==> flow/design.v <==
module mul(
    input         mul_clk,
    input         resetn,
    input         mul_signed,
    input  [31:0] x,
    input  [31:0] y,
    input         de_to_ex_valid,
    input         ex_allowin,
    output [63:0] result
);
    wire [16:0] booth_c;                              
    wire [63:0] booth_part_prod [16:0];               
    wire [16:0] part_prod [63:0];                     
    wire [63:0] x_mul = {{32{x[31]&mul_signed}}, x}; 
    wire [33:0] y_mul = {{ 2{y[31]&mul_signed}}, y};
    genvar j;
    generate
    for(j = 0; j < 17; j = j + 1) begin : booth
        if(j == 0) begin
          booth_2b booth_0(
                            .Y({y_mul[1:0], 1'b0}), 
                            .X(x_mul             ),
                            .P(booth_part_prod[0]), 
                            .C(booth_c[0]        )
                          );
        end else begin
          booth_2b booth(
                            .Y(y_mul[2*j+1:2*j-1]), 
                            .X(x_mul<<(2*j)      ), 
                            .P(booth_part_prod[j]), 
                            .C(booth_c[j]        )
                        );
        end
    end
    endgenerate
    genvar k;
    generate
    for(k = 0; k < 64; k = k + 1)
        begin: switch
            assign part_prod[k] = {
                                        booth_part_prod[16][k],
                                        booth_part_prod[15][k], 
                                        booth_part_prod[14][k], 
                                        booth_part_prod[13][k], 
                                        booth_part_prod[12][k], 
                                        booth_part_prod[11][k], 
                                        booth_part_prod[10][k], 
                                        booth_part_prod[ 9][k], 
                                        booth_part_prod[ 8][k], 
                                        booth_part_prod[ 7][k], 
                                        booth_part_prod[ 6][k], 
                                        booth_part_prod[ 5][k], 
                                        booth_part_prod[ 4][k], 
                                        booth_part_prod[ 3][k], 
                                        booth_part_prod[ 2][k], 
                                        booth_part_prod[ 1][k], 
                                        booth_part_prod[ 0][k]
                                  };
        end
    endgenerate
    reg  [16:0] booth_c_r;               
    reg  [16:0] part_prod_r[63:0];       
    wire [13:0] c[63:0];                 
    wire [63:0] add_src1, add_src2;      
    always @(posedge mul_clk)
    begin
        if(de_to_ex_valid & ex_allowin) begin
                booth_c_r <= booth_c;
        end
    end
    genvar m;
    generate
        for(m = 0; m < 64; m = m + 1) begin : part_prod_trans
            always @(posedge mul_clk)
            begin
                if(de_to_ex_valid & ex_allowin) begin
                    part_prod_r[m] <= part_prod[m];
                end
            end
        end
    endgenerate
    assign c[0] = booth_c_r[13:0];
    assign add_src2[0] = booth_c_r[14];
    genvar i;
    generate
    for(i = 0; i < 64; i = i + 1) 
    begin: wallace
        if(i < 63) begin
            wallace_16 wallace(
                                    .cin    (c[i]          ), 
                                    .data_in(part_prod_r[i]), 
                                    .cout   (c[i+1]        ), 
                                    .C      (add_src2[i+1] ), 
                                    .S      (add_src1[i]   )
                               );
        end else begin
            wallace_16 wallace_63(
                                    .cin    (c[63]          ),
                                    .data_in(part_prod_r[63]), 
                                    .S      (add_src1[63]   )
                                 );
        end
    end
    endgenerate
    assign result = add_src1 + add_src2 + booth_c_r[15] + booth_c_r[16];
endmodule
module booth_2b(
    input [2:0] Y,
    input [63:0] X,
    output [63:0] P,
    output C
);
    assign P = Y==3'b001 ? X      :
               Y==3'b010 ? X      :
               Y==3'b011 ? X<<1   :
               Y==3'b100 ? ~(X<<1):
               Y==3'b101 ? ~X     :
               Y==3'b110 ? ~X     :
                           68'd0;
    assign C = Y==3'b100 || Y==3'b101 || Y==3'b110;
endmodule
module wallace_16(
    input  [13:0] cin,
    input  [16:0] data_in,
    output [13:0] cout,
    output        C,
    output        S
);
    wire B1_2, A1_2, C1_3, B1_3, A1_3, A2_0, C2_1, B2_1, A2_1, B3_1, A3_1, A4_0, B4_0, A5_0;
    function [1:0] Add_1;
        input A, B, CIN;
        begin
          Add_1 = A + B + CIN;
        end
    endfunction
    assign {cout[ 0], B1_2} = Add_1(data_in[ 4], data_in[ 3], data_in[ 2]),
           {cout[ 1], A1_2} = Add_1(data_in[ 7], data_in[ 6], data_in[ 5]),
           {cout[ 2], C1_3} = Add_1(data_in[10], data_in[ 9], data_in[ 8]),
           {cout[ 3], B1_3} = Add_1(data_in[13], data_in[12], data_in[11]),
           {cout[ 4], A1_3} = Add_1(data_in[16], data_in[15], data_in[14]),
           {cout[ 5], A2_0} = Add_1(    cin[ 2],     cin[ 1],     cin[ 0]),
           {cout[ 6], C2_1} = Add_1(data_in[ 0],     cin[ 4],     cin[ 3]),
           {cout[ 7], B2_1} = Add_1(       A1_2,        B1_2, data_in[ 1]),
           {cout[ 8], A2_1} = Add_1(       A1_3,        B1_3,        C1_3),
           {cout[ 9], B3_1} = Add_1(       A2_0,     cin[ 6],     cin[ 5]),
           {cout[10], A3_1} = Add_1(       A2_1,        B2_1,        C2_1),
           {cout[11], B4_0} = Add_1(    cin[ 9],     cin[ 8],     cin[ 7]),
           {cout[12], A4_0} = Add_1(       A3_1,        B3_1,     cin[10]),
           {cout[13], A5_0} = Add_1(       A4_0,        B4_0,     cin[11]),
           {C       , S   } = Add_1(       A5_0,     cin[13],     cin[12]);
endmodule
Appendix: tool output

* From RTL to reports: mul *
Each step is given for the RTL above and for the edited RTL.
"unedited" refers to lines of the RTL above, "edited" to lines of the edited file.
"change" is "edited" less "unedited", of the values as shown.
Operators carry their Yosys type and port widths (W data, S select, Z words).
Library cell names are shortened.
A cell with - has no value.

design
  top = mul
  clock port = mul_clk
  standard-cell library = sky130hd
  library corner = tt_025C_1v80

* Edit of the RTL *
The edit as a unified diff against the file above.
This change comes from a script, not from a designer. The edited design behaves differently; no optimisation was intended.

begin of diff
@@ -60,5 +60,5 @@
     endgenerate
     reg  [16:0] booth_c_r;               
-    reg  [16:0] part_prod_r[63:0];       
+    reg  [12:0] part_prod_r[63:0];       
     wire [13:0] c[63:0];                 
     wire [63:0] add_src1, add_src2;      
end of diff

* Word-level counts *
Source: Yosys, flattened and elaborated. Widths are those after wreduce. Registers that Yosys merges into a memory's read port (data or address) are not register bits. Print and check cells do not count.

operators by class
  item                           unedited  edited  change
  add/sub/neg operators          1,923     1,604   -319
  multiply operators             0         0       0
  div/mod/pow operators          0         0       0
  order comparisons              0         0       0
  equality and inequality tests  99        87      -12
  shift operators                0         0       0
  multiplexer cells              99        75      -24
  bitwise gates (word level)     37        29      -8
  reduce/logical cells           49        45      -4

operator list
  cell                  unedited  edited  change
  $add A2 B1 Y2         945       694     -251
  $add A1 B1 Y2         945       882     -63
  $mux W64              99        75      -24
  $not A64 Y64          34        26      -8
  $eq A3 B2 Y1 const B  32        24      -8
  $add A1 B1 Y1         30        25      -5
  $eq A3 B1 Y1 const B  16        12      -4
  $reduce_or A3 Y1      16        12      -4
  $eq A3 B3 Y1 const B  48        48      0
  $logic_or A1 B1 Y1    33        33      0
  $and A1 B1 Y1         3         3       0
  $add A64 B1 Y64       2         2       0
  $eq A2 B2 Y1 const B  2         2       0
  $add A64 B64 Y64      1         1       0
  $eq A2 B1 Y1 const B  1         1       0

bit counts
  item                             unedited  edited  change
  flip-flop bits (word level)      1,105     849     -256
  bits in latches                  0         0       0
  bits in writable memories        0         0       0
  memory bits (read-only)          0         0       0
  word width x clocked read ports  0         0       0
  memory cells                     0         0       0

* Logic depth *
Yosys ltp: most cells in a row. Word level: on the elaborated netlist, between registers, memories and ports. Mapped: between sequential cells and ports; inverters and the memories' decode and read muxes count.

depth
  item                          unedited  edited  change
  depth after elaboration       15        15      0
  ABC_AREA                      0         0       -
  depth in mapped cells         23        24      +1
  depth with buffers taken out  23        22      -1

* Mapped cells and area *
The flow's flattened synthesis, as Yosys stat reports it; memories are mapped. The netlist is that of the ABC_AREA named above (0 if unset); the other value can give another one.

cell types
  cell      unedited  edited  change
  fa_1      770       578     -192
  edfxtp_1  609       471     -138
  ha_1      139       270     +131
  o21ai_0   512       405     -107
  xor2_1    509       414     -95
  a22oi_1   447       360     -87
  inv_1     722       656     -66
  clkbuf_1  345       285     -60
  and2_1    64        26      -38
  a21oi_1   123       95      -28
  nor2_1    95        71      -24
  buf_1     70        49      -21
  a21o_1    42        61      +19
  nand2_1   106       88      -18
  nor3_1    23        7       -16
  o22a_1    13        1       -12
  xnor2_1   71        60      -11
  buf_2     11        0       -11

The list need not be complete.

mapped netlist
  item                             unedited  edited    change
  cell count                       4,958     4,176     -782
  cell area after synthesis (µm²)  55,259.2  45,521.2  -9,738.0
  sequential area (µm²)            18,287.5  14,143.6  -4,143.9
  flip-flop cells                  609       471       -138

By module: a second synthesis without flattening, with its own total; a netlist apart from the flattened one above.

unflattened totals
  item                                           unedited   edited     change
  cells (unflattened synthesis)                  9,878      9,622      -256
  area total of the unflattened synthesis (µm²)  108,146.2  100,458.8  -7,687.4

Rows give one instance, submodules left out.

modules, unedited
  module      instances  cells  area (µm²)  sequential area (µm²)
  booth_2b    17         236    2,304.7     0.0
  mul         1          1,706  37,736.2    33,181.8
  wallace_16  64         65     488.0       0.0

modules, edited
  module      instances  cells  area (µm²)  sequential area (µm²)
  booth_2b    17         236    2,304.7     0.0
  wallace_16  64         65     488.0       0.0
  mul         1          1,450  30,048.8    25,494.5

* Path before layout *
OpenSTA on the mapped netlist: ideal clock, no wires. The path of least setup slack (recovery checks aside). Input and output delay are each 20% of the period. Register names are those of the netlist, which keeps one name where synthesis merged equal registers.

timing path after synthesis
  item                           unedited               edited                 change
  kind                           input -> register      input -> register      -
  start point                    input ex_allowin       input ex_allowin       -
  end point                      register booth_c_r[0]  register booth_c_r[0]  -
  clock period (ps)              12,000                 12,000                 0
  setup time (ps)                1,052                  894                    -158
  time at the first pin (ps)     2,400                  2,400                  0
  arrival time (ps)              16,053                 12,978                 -3,075
  path slack (ps)                -5,105                 -1,871                 +3,234
  path delay (ps)                14,705                 11,472                 -3,233
  stages                         1                      1                      0
  buffers on the path            0                      0                      0
  synthesis period reached (ps)  17,105                 13,871                 -3,234

"path delay" = arrival - input delay + setup time.
"stages" counts driving pins, that of a launching flip-flop among them; a cell with two outputs on the path counts twice.
"synthesis period reached" = period - worst setup slack (recovery checks aside). The figure is calculated, with input and output delays left at 20% of the set period.
The rows between start and end are the longest chain of elaborated cells between them; the timing report does not say that the signal goes this way. Where chains are equally long, one stands for them.
A line is the first line of the expression or statement that the cell stems from. Yosys adds cells for indexed reads and writes and turns some case tables into memories.

on the way, after synthesis, unedited
  cell sequence = and2_1
  cells in the longest elaborated chain = 1

RTL lines, path after synthesis, unedited
  item                RTL line  source
  start: declaration  8         input         ex_allowin,
  $and A1 B1 Y1       67        if(de_to_ex_valid & ex_allowin) begin
  end: assignment     68        booth_c_r <= booth_c;
  end: declaration    61        reg  [16:0] booth_c_r;

on the way, after synthesis, edited
  cell sequence = and2_1
  cells in the longest elaborated chain = 1

RTL lines, path after synthesis, edited
  item                RTL line  source
  start: declaration  8         input         ex_allowin,
  $and A1 B1 Y1       67        if(de_to_ex_valid & ex_allowin) begin
  end: assignment     68        booth_c_r <= booth_c;
  end: declaration    61        reg  [16:0] booth_c_r;

* Worst path after layout *
From the final timing report of each run of pair A: the path of least setup slack in the routed layout; clock arrival at registers is part of the times.
The report prints the path's times to 10 ps; the period is as set.

timing path after layout
  item                        unedited                     edited                      change
  kind                        register -> output           register -> output          -
  start point                 register part_prod_r[0][16]  register part_prod_r[0][7]  -
  end point                   output result[58]            output result[36]           -
  clock period (ps)           12,000                       12,000                      0
  output delay (ps)           2,400                        2,400                       0
  time at the first pin (ps)  630                          620                         -10
  arrival time (ps)           9,190                        9,200                       +10
  path slack (ps)             410                          400                         -10
  stages                      24                           26                          +2
  buffers on the path         4                            3                           -1

The rows between start and end are the longest chain of elaborated cells between them; the timing report does not say that the signal goes this way. Where chains are equally long, one stands for them.

on the way, after layout, unedited
  cell sequence = edfxtp_1 -> fa_1 -> buf_4 -> inv_1 -> buf_4 -> fa_1 -> fa_1 -> fa_1 -> fa_1 -> inv_1 -> fa_1 -> ha_1 -> ha_1 -> and3_1 -> nand3_1 -> a2111oi_2 -> o31ai_2 -> buf_4 -> a21o_1 -> or3_4 -> a21oi_4 -> o22ai_1 -> xnor2_1 -> clkdlybuf4s50_1
  cells in the longest elaborated chain = 15

RTL lines, path after layout, unedited
  item                RTL line  source
  start: declaration  62        reg  [16:0] part_prod_r[63:0];
  start: assignment   77        part_prod_r[m] <= part_prod[m];
  $add A1 B1 Y2       133       Add_1 = A + B + CIN;
  $add A2 B1 Y2       133
  $add A1 B1 Y2       133
  $add A2 B1 Y2       133
  $add A1 B1 Y2       133
  $add A2 B1 Y2       133
  $add A1 B1 Y2       133
  $add A2 B1 Y2       133
  $add A1 B1 Y2       133
  $add A2 B1 Y2       133
  $add A1 B1 Y2       133
  $add A2 B1 Y2       133
  $add A64 B64 Y64    105       assign result = add_src1 + add_src2 + booth_c_r[15] + booth_c_r[16];
  $add A64 B1 Y64 x2  105
  end: declaration    9         output [63:0] result

on the way, after layout, edited
  cell sequence = edfxtp_1 -> fa_1 -> buf_4 -> inv_1 -> fa_1 -> fa_1 -> inv_1 -> fa_1 -> fa_1 -> fa_1 -> fa_1 -> ha_1 -> inv_1 -> fa_1 -> nor2b_1 -> o2111ai_1 -> a21boi_1 -> o211a_1 -> nor4_1 -> o21ai_1 -> a311oi_1 -> buf_4 -> o21ai_1 -> a21oi_1 -> xnor2_1 -> clkdlybuf4s50_1
  cells in the longest elaborated chain = 15

RTL lines, path after layout, edited
  item                RTL line  source
  start: declaration  62        reg  [12:0] part_prod_r[63:0];
  start: assignment   77        part_prod_r[m] <= part_prod[m];
  $add A1 B1 Y2       133       Add_1 = A + B + CIN;
  $add A2 B1 Y2       133
  $add A1 B1 Y2       133
  $add A2 B1 Y2       133
  $add A1 B1 Y2       133
  $add A2 B1 Y2       133
  $add A1 B1 Y2       133
  $add A2 B1 Y2       133
  $add A1 B1 Y2       133
  $add A2 B1 Y2       133
  $add A1 B1 Y2       133
  $add A2 B1 Y2       133
  $add A64 B64 Y64    105       assign result = add_src1 + add_src2 + booth_c_r[15] + booth_c_r[16];
  $add A64 B1 Y64 x2  105
  end: declaration    9         output [63:0] result

* Flow runs *
Both versions went through the flow (Yosys, OpenROAD) with the same settings in each pair. Constraints: input delay and output delay 20% of the set period each, output load 0.01 pF.

flow settings, pair A
  CORE_UTILIZATION = 40
  period_ns = 12.0
  CAP_MARGIN = 20
  CORE_MARGIN = 2
  SLEW_MARGIN = 20

final reports, pair A
  item                                     unedited   edited     change
  chip area after synthesis (Yosys) (µm²)  55,259.2   45,521.2   -9,738.0
  area inside the die boundary (µm²)       141,135.0  116,516.0  -24,619.0
  standard-cell area after layout (µm²)    60,325.4   49,486.2   -10,839.2
  utilization in the final report (%)      43.9       43.9       0.0
  setup slack of the worst path (ps)       411        397        -14
  post-route setup TNS (ps)                0          0          0
  lowest hold slack (ps)                   2,330      2,421      +91
  clock period reached (ps)                11,589     11,603     +14

flow settings, pair B
  ABC_AREA = 1
  CELL_PAD_IN_SITES_DETAIL_PLACEMENT = 1
  CELL_PAD_IN_SITES_GLOBAL_PLACEMENT = 2
  CORE_UTILIZATION = 37
  CTS_CLUSTER_DIAMETER = 47
  CTS_CLUSTER_SIZE = 62
  PLACE_DENSITY_LB_ADDON = 0.24
  SETUP_SLACK_MARGIN = -0.38
  period_ns = 17.7
  CAP_MARGIN = 20
  CORE_MARGIN = 2
  SLEW_MARGIN = 20

final reports, pair B
  item                                     unedited   edited     change
  chip area after synthesis (Yosys) (µm²)  54,303.3   45,038.2   -9,265.1
  area inside the die boundary (µm²)       149,846.0  124,531.0  -25,315.0
  standard-cell area after layout (µm²)    60,934.7   50,523.5   -10,411.2
  utilization in the final report (%)      41.8       41.7       -0.1
  setup slack of the worst path (ps)       5,449      5,662      +213
  post-route setup TNS (ps)                0          0          0
  lowest hold slack (ps)                   3,533      3,589      +56
  clock period reached (ps)                12,251     12,038     -213

"clock period reached": clock period set for the run, less the worst setup slack. It is reckoned from that one timing run; input and output delays stay at 20% of the period that was set.
